==> flow/design.v <==
`timescale 1ns/10ps
module ELA(clk, rst, ready, in_data, data_rd, req, wen, addr, data_wr, done);
	input					clk;
	input					rst;
	input					ready;
	input			[7:0]	in_data;
	input			[7:0]	data_rd;
	output	reg				req;
	output	reg				wen;
	output	reg		[12:0]	addr;
	output	reg		[7:0]	data_wr;
	output	reg				done;
reg					[7:0]	S_buffer	[127:0];
reg					[7:0]	L_buffer	[2:0];
reg					[8:0]	result;
reg					[2:0]	control;
reg					[7:0]	timer_s;
wire				[8:0]	d11;
wire				[8:0]	d22;
wire				[8:0]	d33;
wire				[7:0]	d1;
wire				[7:0]	d2;
wire				[7:0]	d3;
assign 				d11 = (L_buffer[2] - S_buffer[0]);
assign				d22 = (L_buffer[1] - S_buffer[1]);
assign				d33 = (L_buffer[0] - S_buffer[2]);
assign 				d1 = d11[8] ? -d11[7:0] : d11[7:0];
assign				d2 = d22[8] ? -d22[7:0] : d22[7:0];
assign				d3 = d33[8] ? -d33[7:0] : d33[7:0];
reg					[1:0]	min;
reg         		[2:0]	state;
reg         		[2:0]	next_state;
parameter   		Rowf      	= 3'd0;
parameter   		comp      	= 3'd1;
parameter   		read       	= 3'd2;
parameter   		fish       	= 3'd3;
parameter   		stop        = 3'd4;
integer 			i;
always @(posedge clk or posedge rst)
begin
	if (rst)
	begin
		timer_s <= 8'd0;
	end
	else if ((control == 3'd0 && timer_s == 8'd130) || (control == 3'd1 && timer_s == 8'd131) ||(control == 3'd2 && timer_s == 8'd128) || control == 3'd4)
	begin
		timer_s <= 8'd0;
	end
	else
	begin
		timer_s <= timer_s + 8'd1;
	end
end
always @(posedge clk or posedge rst)
begin
	if (rst)
	begin
		req <= 1'd0;
	end
	else if (timer_s == 8'd0 && !(control == 3'd2) && !(control == 3'd4))
	begin
		req <= 1'd1;
	end
	else
	begin
		req <= 1'd0;
	end
end
always @(posedge clk)
begin
	if (rst)
	begin
	end
	else if ((control == 3'd0 && timer_s >= 8'd129) || (control == 3'd1 && timer_s == 8'd0) || (control == 3'd2 && timer_s == 8'd128))
	begin
	end
	else if (control == 3'd2)
	begin
		S_buffer[0] <= S_buffer[127];
		for(i=1; i<128; i=i+1)
		begin
			S_buffer[i] <= S_buffer[i-1];
		end
	end
	else if (timer_s <= 8'd128)
	begin
		S_buffer[0] <= in_data;
		for(i=1; i<128; i=i+1)
		begin
			S_buffer[i] <= S_buffer[i-1];
		end
	end
end
always @(posedge clk or posedge rst) 
begin
	if (rst) 
	begin
		L_buffer[0] <= 8'd0;
		L_buffer[2] <= 8'd0;
		L_buffer[1] <= 8'd0;
	end
	else if ((control == 3'd0 && timer_s >= 8'd129) || (control == 3'd1 && timer_s == 8'd0) || (control == 3'd2 && timer_s == 8'd128))
	begin
		L_buffer[0] <= L_buffer[0];
		L_buffer[2] <= L_buffer[2];
		L_buffer[1] <= L_buffer[1];
	end
	else if (control == 3'd2)
	begin
		L_buffer[0] <= L_buffer[2];
		L_buffer[2] <= L_buffer[1];
		L_buffer[1] <= L_buffer[0];
	end
	else if (timer_s <= 8'd128)
	begin
		L_buffer[0] <= S_buffer[127];
		L_buffer[2] <= L_buffer[1];
		L_buffer[1] <= L_buffer[0];
	end
end
always @(*)
begin
	if (timer_s == 8'd3)
	begin
		min = 2'd2;
	end
	else if ((d1 == d3) && (d2 == d3))
	begin
		min = 2'd0;
	end
	else if (d1 <= d3)
	begin
		if (d2 <= d1)
		begin
			min = 2'd2;
		end
		else 
		begin
			min = 2'd1;
		end
	end
	else 
	begin
		if (d2 <= d3)
		begin
			min = 2'd2;
		end
		else 
		begin
			min = 2'd3;
		end
	end
end
always @(posedge clk or posedge rst)
begin
	if (rst) 
	begin
		result <= 9'd0;
	end
	else if (control == 3'd1)
	begin
		if (timer_s == 8'd130)
		begin
			result <= ((S_buffer[0] + L_buffer[0]) >> 1);
		end
		else
		begin
			case(min)
			2'd0: result <= ((S_buffer[0] + (S_buffer[1] * 2) + S_buffer[2] + L_buffer[0] + (L_buffer[1] * 2) + L_buffer[2]) / 8);
			2'd1: result <= ((S_buffer[0] + L_buffer[2]) >> 1);
			2'd2: result <= ((S_buffer[1] + L_buffer[1]) >> 1);
			2'd3: result <= ((S_buffer[2] + L_buffer[0]) >> 1);
			endcase
		end
	end
end
always @(posedge clk or posedge rst)
 begin
	if (rst) 
	begin
		wen <= 1'd0;
	end
	else if (control == 3'd3 || control == 3'd4)
	begin
		wen <= 1'd0;
	end
	else
	begin
		wen <= 1'd1;
	end
end
always @(posedge clk or posedge rst) 
begin
	if (rst) 
	begin
		addr <= 13'd0;
	end
	else if((control == 3'd0 && timer_s <= 8'd2) || (control == 3'd1 && timer_s <= 8'd4) || control == 3'd4)
	begin
		addr <= addr;
	end
	else 
	begin
		addr <= addr + 13'd1;	
	end
end
always @(posedge clk or posedge rst) 
begin
	if (rst) 
	begin
		data_wr <= 8'd0;
	end
	else if (control == 3'd0)
	begin
		data_wr <= S_buffer[0];
	end
	else if (control == 3'd1)
	begin
		data_wr <= result;
	end
	else
	begin
		data_wr <= S_buffer[127];
	end
end
always @(posedge clk or posedge rst) 
begin
	if (rst) 
	begin
		done <= 1'd0;
	end
	else if (control == 3'd3) 
	begin
		done <= 1'd1;
	end
end
always @(posedge clk or posedge rst)
begin
    if (rst)	state <= stop;
    else 		state <= next_state;
end
always @(*) 
begin
    case(state)
    	stop:
    	begin
    		if(ready == 1'b0) next_state = stop;
    		else              next_state = Rowf;
    	end
    	Rowf :
    	begin
    		if(timer_s == 8'd130) next_state = comp;
    		else                 next_state = Rowf;
    	end
    	comp :
    	begin
    		if(timer_s == 8'd131) next_state = read;
    		else                 next_state = comp;
    	end
    	read :
    	begin
    		if(addr == 13'd8062)      next_state = fish;
    		else if(timer_s == 8'd128)next_state = comp;
    		else                     next_state = read;
    	end
    	fish : next_state = fish;
    	default : next_state = stop;
    endcase
end
always @(*) 
begin
    case(state)
    	Rowf : control = 3'd0;
    	comp : control = 3'd1;
    	read : control = 3'd2;
    	fish : control = 3'd3;
    	stop : control = 3'd4;
    	default : control = 3'd4;
    endcase
end
endmodule
Tool chain data of ELA
The steps from the RTL of ELA to its reports follow in flow order.
Lines are those of the file above, counted from 1.
{"block": "inputs", "design": "ELA", "clock_port": "clk", "lib": "sky130hd", "corner": "tt_025C_1v80"}

Word-level counts
Yosys after proc, flatten, opt, wreduce and memory -nomap, before mapping. Print and check cells are not counted. Equal cells are merged and count once.
{"block": "bits", "register_bits": 1091, "inputBits": 19, "output_inout_bits": 24}
{"block": "op_classes", "addsub": 17, "compare": 7, "eq_ne": 18, "n_mux": 284, "bitwise": 2, "reduce_logical": 27}
{"block": "op_table", "op": "2-to-1 mux 8 bit", "n": 269}
{"block": "op_table", "op": "adder 8 x 8 -> 9 bit", "n": 4}
{"block": "op_table", "op": "case mux 8 bit (select 4 bit)", "n": 1}
{"block": "op_table", "op": "subtractor 8 x 8 -> 9 bit", "n": 3}
{"block": "op_table", "op": "less-or-equal comparator 8 bit", "n": 3}
{"block": "op_table", "op": "== test 8 bit (second input constant)", "n": 3}
{"block": "op_table", "op": "negator 8 bit", "n": 3}
{"block": "op_table", "op": "adder 11 x 8 -> 11 bit", "n": 2}
{"block": "op_table", "op": "== test 8 bit", "n": 2}
{"block": "op_table", "op": "case mux 3 bit (select 5 bit)", "n": 1}
{"block": "op_table", "op": "2-to-1 mux 2 bit", "n": 7}
{"block": "op_table", "op": "adder 13 x 1 -> 13 bit (second input constant)", "n": 1}
{"block": "op_table", "op": "== test 13 bit (second input constant)", "n": 1}
{"block": "op_table", "op": "== test 3 x 2 -> 1 bit (second input constant)", "n": 4}
{"block": "op_table", "op": "case mux 3 bit (select 4 bit)", "n": 1}
{"block": "op_table", "op": "adder 10 x 8 -> 11 bit", "n": 1}
{"block": "op_table", "op": "adder 11 x 9 -> 11 bit", "n": 1}
{"block": "op_table", "op": "logical AND 1 bit", "n": 10}
{"block": "op_table", "op": "adder 8 x 9 -> 10 bit", "n": 1}
{"block": "op_table", "op": "logical OR 1 bit", "n": 8}
{"block": "op_table", "op": "adder 8 x 1 -> 8 bit (second input constant)", "n": 1}
{"block": "op_table", "op": "less-or-equal comparator 8 x 2 -> 1 bit (second input constant)", "n": 1}
{"block": "op_table", "op": "== test 8 x 2 -> 1 bit (second input constant)", "n": 1}
{"block": "op_table", "op": "less-or-equal comparator 8 x 3 -> 1 bit (second input constant)", "n": 1}
{"block": "op_table", "op": "greater-or-equal comparator 8 bit (second input constant)", "n": 1}
{"block": "op_table", "op": "less-or-equal comparator 8 bit (second input constant)", "n": 1}
{"block": "op_table", "op": "logical NOT 8 bit", "n": 1}
{"block": "op_table", "op": "== test 3 x 1 -> 1 bit (second input constant)", "n": 2}
Not listed: further kinds 12, cells in them 20.

Longest topological paths
Longest topological path by Yosys (ltp), each cell counted once; first at word level (registers and memories cut), then after technology mapping (sequential cells cut; the memories' decode and read muxes count).
{"block": "depth", "word_depth": 11, "ABC_AREA": 0, "mapped_depth": 23, "mapped_depth_nobuf": 22}

Mapped cells and area
Yosys stat after the flow's synthesis: flattened, memories mapped to cells. It holds for the ABC_AREA given above (unset counts as 0); a run with the other value may have another netlist.
Totals and module areas in this step are rounded.
{"block": "types", "cell": "sky130_fd_sc_hd__edfxtp_1", "n": 1024, "area_total_um2": 3.07E+04}
{"block": "types", "cell": "sky130_fd_sc_hd__dfrtp_1", "n": 68, "area_total_um2": 1.7E+03}
{"block": "types", "cell": "sky130_fd_sc_hd__ha_1", "n": 96, "area_total_um2": 1.2E+03}
{"block": "types", "cell": "sky130_fd_sc_hd__fa_1", "n": 38, "area_total_um2": 760.73}
{"block": "types", "cell": "sky130_fd_sc_hd__xnor2_1", "n": 47, "area_total_um2": 411.645}
{"block": "types", "cell": "sky130_fd_sc_hd__a21oi_1", "n": 63, "area_total_um2": 315.302}
{"block": "types", "cell": "sky130_fd_sc_hd__inv_1", "n": 79, "area_total_um2": 296.534}
{"block": "types", "cell": "sky130_fd_sc_hd__nor2_1", "n": 78, "area_total_um2": 292.781}
{"block": "types", "cell": "sky130_fd_sc_hd__xor2_1", "n": 30, "area_total_um2": 262.752}
{"block": "types", "cell": "sky130_fd_sc_hd__mux2_2", "n": 19, "area_total_um2": 213.955}
{"block": "types", "cell": "sky130_fd_sc_hd__o21ai_0", "n": 39, "area_total_um2": 195.187}
{"block": "types", "cell": "sky130_fd_sc_hd__nand2_1", "n": 43, "area_total_um2": 161.405}
{"block": "types", "cell": "sky130_fd_sc_hd__o21bai_1", "n": 17, "area_total_um2": 127.622}
{"block": "types", "cell": "sky130_fd_sc_hd__mux2i_1", "n": 11, "area_total_um2": 110.106}
{"block": "types", "cell": "sky130_fd_sc_hd__nand2b_1", "n": 16, "area_total_um2": 100.096}
{"block": "types", "cell": "sky130_fd_sc_hd__a22oi_1", "n": 13, "area_total_um2": 97.594}
{"block": "types", "cell": "sky130_fd_sc_hd__nand3_1", "n": 17, "area_total_um2": 85.082}
{"block": "types", "cell": "sky130_fd_sc_hd__nand4_1", "n": 12, "area_total_um2": 75.072}
Not listed: further types 65, cells in them 186.
{"block": "synth_totals", "cell_count": 1896, "yosys_area_um2": 39000, "ff_cells": 1093}

Path before layout
OpenSTA on the mapped netlist: ideal clock, no wires. The path of least setup slack (recovery checks aside). Input and output delay are each 20% of the period. Register names are those of the netlist, which keeps one name where synthesis merged equal registers.
{"block": "synth_path", "kind": "in2reg", "start": "in rst", "end": "reg S_buffer[0][0]", "period_ns": 10.0, "in_delay_ns": 2.000, "launch_ns": 2.000, "arrival_time_ns": 26.534, "t_required_ns": 8.475, "slack_ns": -18.059, "path_delay_ns": 26.059, "driving_pins": 2, "n_path_buf": 0, "period_less_setup_slack_ns": 28.059}
"path_delay_ns" is the arrival time less input delay plus setup time.
"driving_pins" counts driving pins, that of a launching flip-flop among them; a cell with two outputs on the path counts twice.
"period_less_setup_slack_ns" = period - worst setup slack (recovery checks aside). The figure is calculated, with input and output delays left at 20% of the set period.
Between the ends stands the longest chain of elaborated cells between them, by number of cells; it is not shown to be the way that was timed. Of several equally long chains one is given.
A line is the first line of the expression or statement that the cell stems from. Yosys adds cells for indexed reads and writes and turns some case tables into memories.
{"block": "synth_via", "cell_sequence": "sky130_fd_sc_hd__inv_1 -> sky130_fd_sc_hd__and2_1", "elab_chain_len": 2}
{"block": "synth_rtl", "element": "start, declared", "line": 4, "text": "input rst;"}
{"block": "synth_rtl", "element": "NOT 1 bit"}
{"block": "synth_rtl", "element": "AND reduction 3 bit"}
{"block": "synth_rtl", "element": "end, assigned", "line": 79, "text": "S_buffer[0] <= S_buffer[127];"}
{"block": "synth_rtl", "element": "end, assigned", "line": 87, "text": "S_buffer[0] <= in_data;"}
{"block": "synth_rtl", "element": "end, declared", "line": 13, "text": "reg [7:0] S_buffer [127:0];"}

Worst path after layout
From the final timing report of run 1: the path of least setup slack in the routed layout; clock arrival at registers is part of the times.
{"block": "layout_path", "kind": "reg2reg", "start": "reg S_buffer[0][0]", "end": "reg result[5]", "period_ns": 10.0, "launch_ns": 0.66, "arrival_time_ns": 6.92, "t_required_ns": 10.55, "slack_ns": 3.63, "driving_pins": 21, "n_path_buf": 0}
Between the ends stands the longest chain of elaborated cells between them, by number of cells; it is not shown to be the way that was timed. Of several equally long chains one is given.
A register here has more assigning lines than the two given.
{"block": "layout_via", "cell_sequence": "sky130_fd_sc_hd__edfxtp_1 -> sky130_fd_sc_hd__ha_1 -> sky130_fd_sc_hd__fa_1 -> sky130_fd_sc_hd__nand2b_4 -> sky130_fd_sc_hd__a211oi_1 -> sky130_fd_sc_hd__o21ai_0 -> sky130_fd_sc_hd__a31oi_1 -> sky130_fd_sc_hd__nand2b_1 -> sky130_fd_sc_hd__o21ai_0 -> sky130_fd_sc_hd__xor2_1 -> sky130_fd_sc_hd__xnor2_1 -> sky130_fd_sc_hd__ha_1 -> sky130_fd_sc_hd__nand3_1 -> sky130_fd_sc_hd__nor2_1 -> sky130_fd_sc_hd__a22o_1 -> sky130_fd_sc_hd__a31oi_1 -> sky130_fd_sc_hd__nand2_1 -> sky130_fd_sc_hd__or3_1 -> sky130_fd_sc_hd__mux2_4 -> sky130_fd_sc_hd__a221oi_1 -> sky130_fd_sc_hd__o21ai_1", "elab_chain_len": 11}
{"block": "layout_rtl", "element": "start, declared", "line": 13, "text": "reg [7:0] S_buffer [127:0];"}
{"block": "layout_rtl", "element": "start, assigned", "line": 79, "text": "S_buffer[0] <= S_buffer[127];"}
{"block": "layout_rtl", "element": "start, assigned", "line": 87, "text": "S_buffer[0] <= in_data;"}
{"block": "layout_rtl", "element": "subtractor 8 x 8 -> 9 bit", "line": 24, "text": "assign d11 = (L_buffer[2] - S_buffer[0]);"}
{"block": "layout_rtl", "element": "negator 8 bit", "line": 27, "text": "assign d1 = d11[8] ? -d11[7:0] : d11[7:0];"}
{"block": "layout_rtl", "element": "2-to-1 mux 8 bit", "line": 27}
{"block": "layout_rtl", "element": "less-or-equal comparator 8 bit", "line": 133, "text": "if (d2 <= d1)"}
{"block": "layout_rtl", "element": "2-to-1 mux 2 bit", "line": 133}
{"block": "layout_rtl", "element": "2-to-1 mux 2 bit", "line": 131, "text": "else if (d1 <= d3)"}
{"block": "layout_rtl", "element": "2-to-1 mux 2 bit", "line": 127, "text": "else if ((d1 == d3) && (d2 == d3))"}
{"block": "layout_rtl", "element": "2-to-1 mux 2 bit", "line": 123, "text": "if (timer_s == 8'd3)"}
{"block": "layout_rtl", "element": "== test 2 bit", "line": 168, "text": "case(min)"}
{"block": "layout_rtl", "element": "case mux 8 bit (select 4 bit)", "line": 168}
{"block": "layout_rtl", "element": "2-to-1 mux 8 bit", "line": 162, "text": "if (timer_s == 8'd130)"}
{"block": "layout_rtl", "element": "end, assigned", "line": 164, "text": "result <= ((S_buffer[0] + L_buffer[0]) >> 1);"}
{"block": "layout_rtl", "element": "end, assigned", "line": 169, "text": "2'd0: result <= ((S_buffer[0] + (S_buffer[1] * 2) + S_buffer[2] + L_buffer[0] + (L_buffer[1] * 2) + L_buffer[2 ..."}

Add stored flow runs of ELA

Flow measurements of ELA on sky130hd: 4 stored runs with different settings, listed in no order. Input and output delays are each 20% of the period that was set; the output load is 0.01 pF.
"clock_period_reached_ns" is the run's clock period less its worst setup slack. It is reckoned from that one timing run; input and output delays stay at 20% of the period that was set.
"worstPathTime_ns" is the time allowed to the run's worst setup path (the clock period less input and output delay, where it has them) less its slack. Clock arrival times count: a late capture clock shortens it, a late launch clock lengthens it.
"totalPower_uw" is the tool's figure for a default switching activity; nothing was simulated.
Results are given in rounded form.

{"run": "run 1", "settings": { "MIN_ROUTING_LAYER": "met2", "SETUP_SLACK_MARGIN": -0.81, "period_ns": 10.0, "CAP_MARGIN": 20, "CORE_MARGIN": 2, "CORE_UTILIZATION": 40, "SLEW_MARGIN": 20 }, "results": { "ws_setup_ns": 3.6, "totalPower_uw": 9600, "finalUtil_pct": 46, "worst_hold_slack_ns": 0.39, "layout_stdcell_area_um2": 44000, "tns_ns": 0.000, "worstPathTime_ns": 6.37, "worst_path_kind": "reg2reg", "synthesis_area_um2": 39000, "die_area_um2": 99000, "clock_period_reached_ns": 6.372 }}
{"run": "run 2", "settings": { "CORE_ASPECT_RATIO": 0.7, "CORE_UTILIZATION": 65, "GPL_ROUTABILITY_DRIVEN": 0, "GPL_TIMING_DRIVEN": 1, "PLACE_DENSITY_LB_ADDON": 0.08, "SETUP_SLACK_MARGIN": 0.75, "TNS_END_PERCENT": 15, "period_ns": 5.13, "CAP_MARGIN": 20, "CORE_MARGIN": 2, "SLEW_MARGIN": 20 }, "results": { "synthesis_area_um2": 39000, "finalUtil_pct": 75, "die_area_um2": 61000, "totalPower_uw": 19000, "clock_period_reached_ns": 4.706, "tns_ns": 0.000, "worst_hold_slack_ns": 0.40, "worstPathTime_ns": 4.71, "worst_path_kind": "reg2reg", "ws_setup_ns": 0.42, "layout_stdcell_area_um2": 44000 }}
{"run": "run 3", "settings": { "CAP_MARGIN": 35, "CTS_CLUSTER_SIZE": 20, "MIN_ROUTING_LAYER": "met2", "SETUP_SLACK_MARGIN": 0.5, "period_ns": 10.0, "CORE_MARGIN": 2, "CORE_UTILIZATION": 40, "SLEW_MARGIN": 20 }, "results": { "worstPathTime_ns": 6.36, "worst_path_kind": "reg2reg", "layout_stdcell_area_um2": 44000, "finalUtil_pct": 46, "worst_hold_slack_ns": 0.39, "ws_setup_ns": 3.6, "tns_ns": 0.000, "totalPower_uw": 9400, "die_area_um2": 99000, "synthesis_area_um2": 39000, "clock_period_reached_ns": 6.363 }}
{"run": "run 4", "settings": { "ABC_AREA": 0, "CAP_MARGIN": 10, "CELL_PAD_IN_SITES_DETAIL_PLACEMENT": 2, "CORE_MARGIN": 8, "CORE_UTILIZATION": 38, "CTS_CLUSTER_SIZE": 43, "GPL_ROUTABILITY_DRIVEN": 0, "HOLD_SLACK_MARGIN": 0.2, "MAX_ROUTING_LAYER": "met4", "MIN_ROUTING_LAYER": "met1", "SETUP_SLACK_MARGIN": 0.5, "TNS_END_PERCENT": 5, "period_ns": 10.0, "SLEW_MARGIN": 20 }, "results": { "worstPathTime_ns": 6.36, "worst_path_kind": "reg2reg", "worst_hold_slack_ns": 0.37, "finalUtil_pct": 44, "ws_setup_ns": 3.6, "layout_stdcell_area_um2": 45000, "die_area_um2": 110000, "totalPower_uw": 10000, "synthesis_area_um2": 39000, "clock_period_reached_ns": 6.358, "tns_ns": 0.000 }}
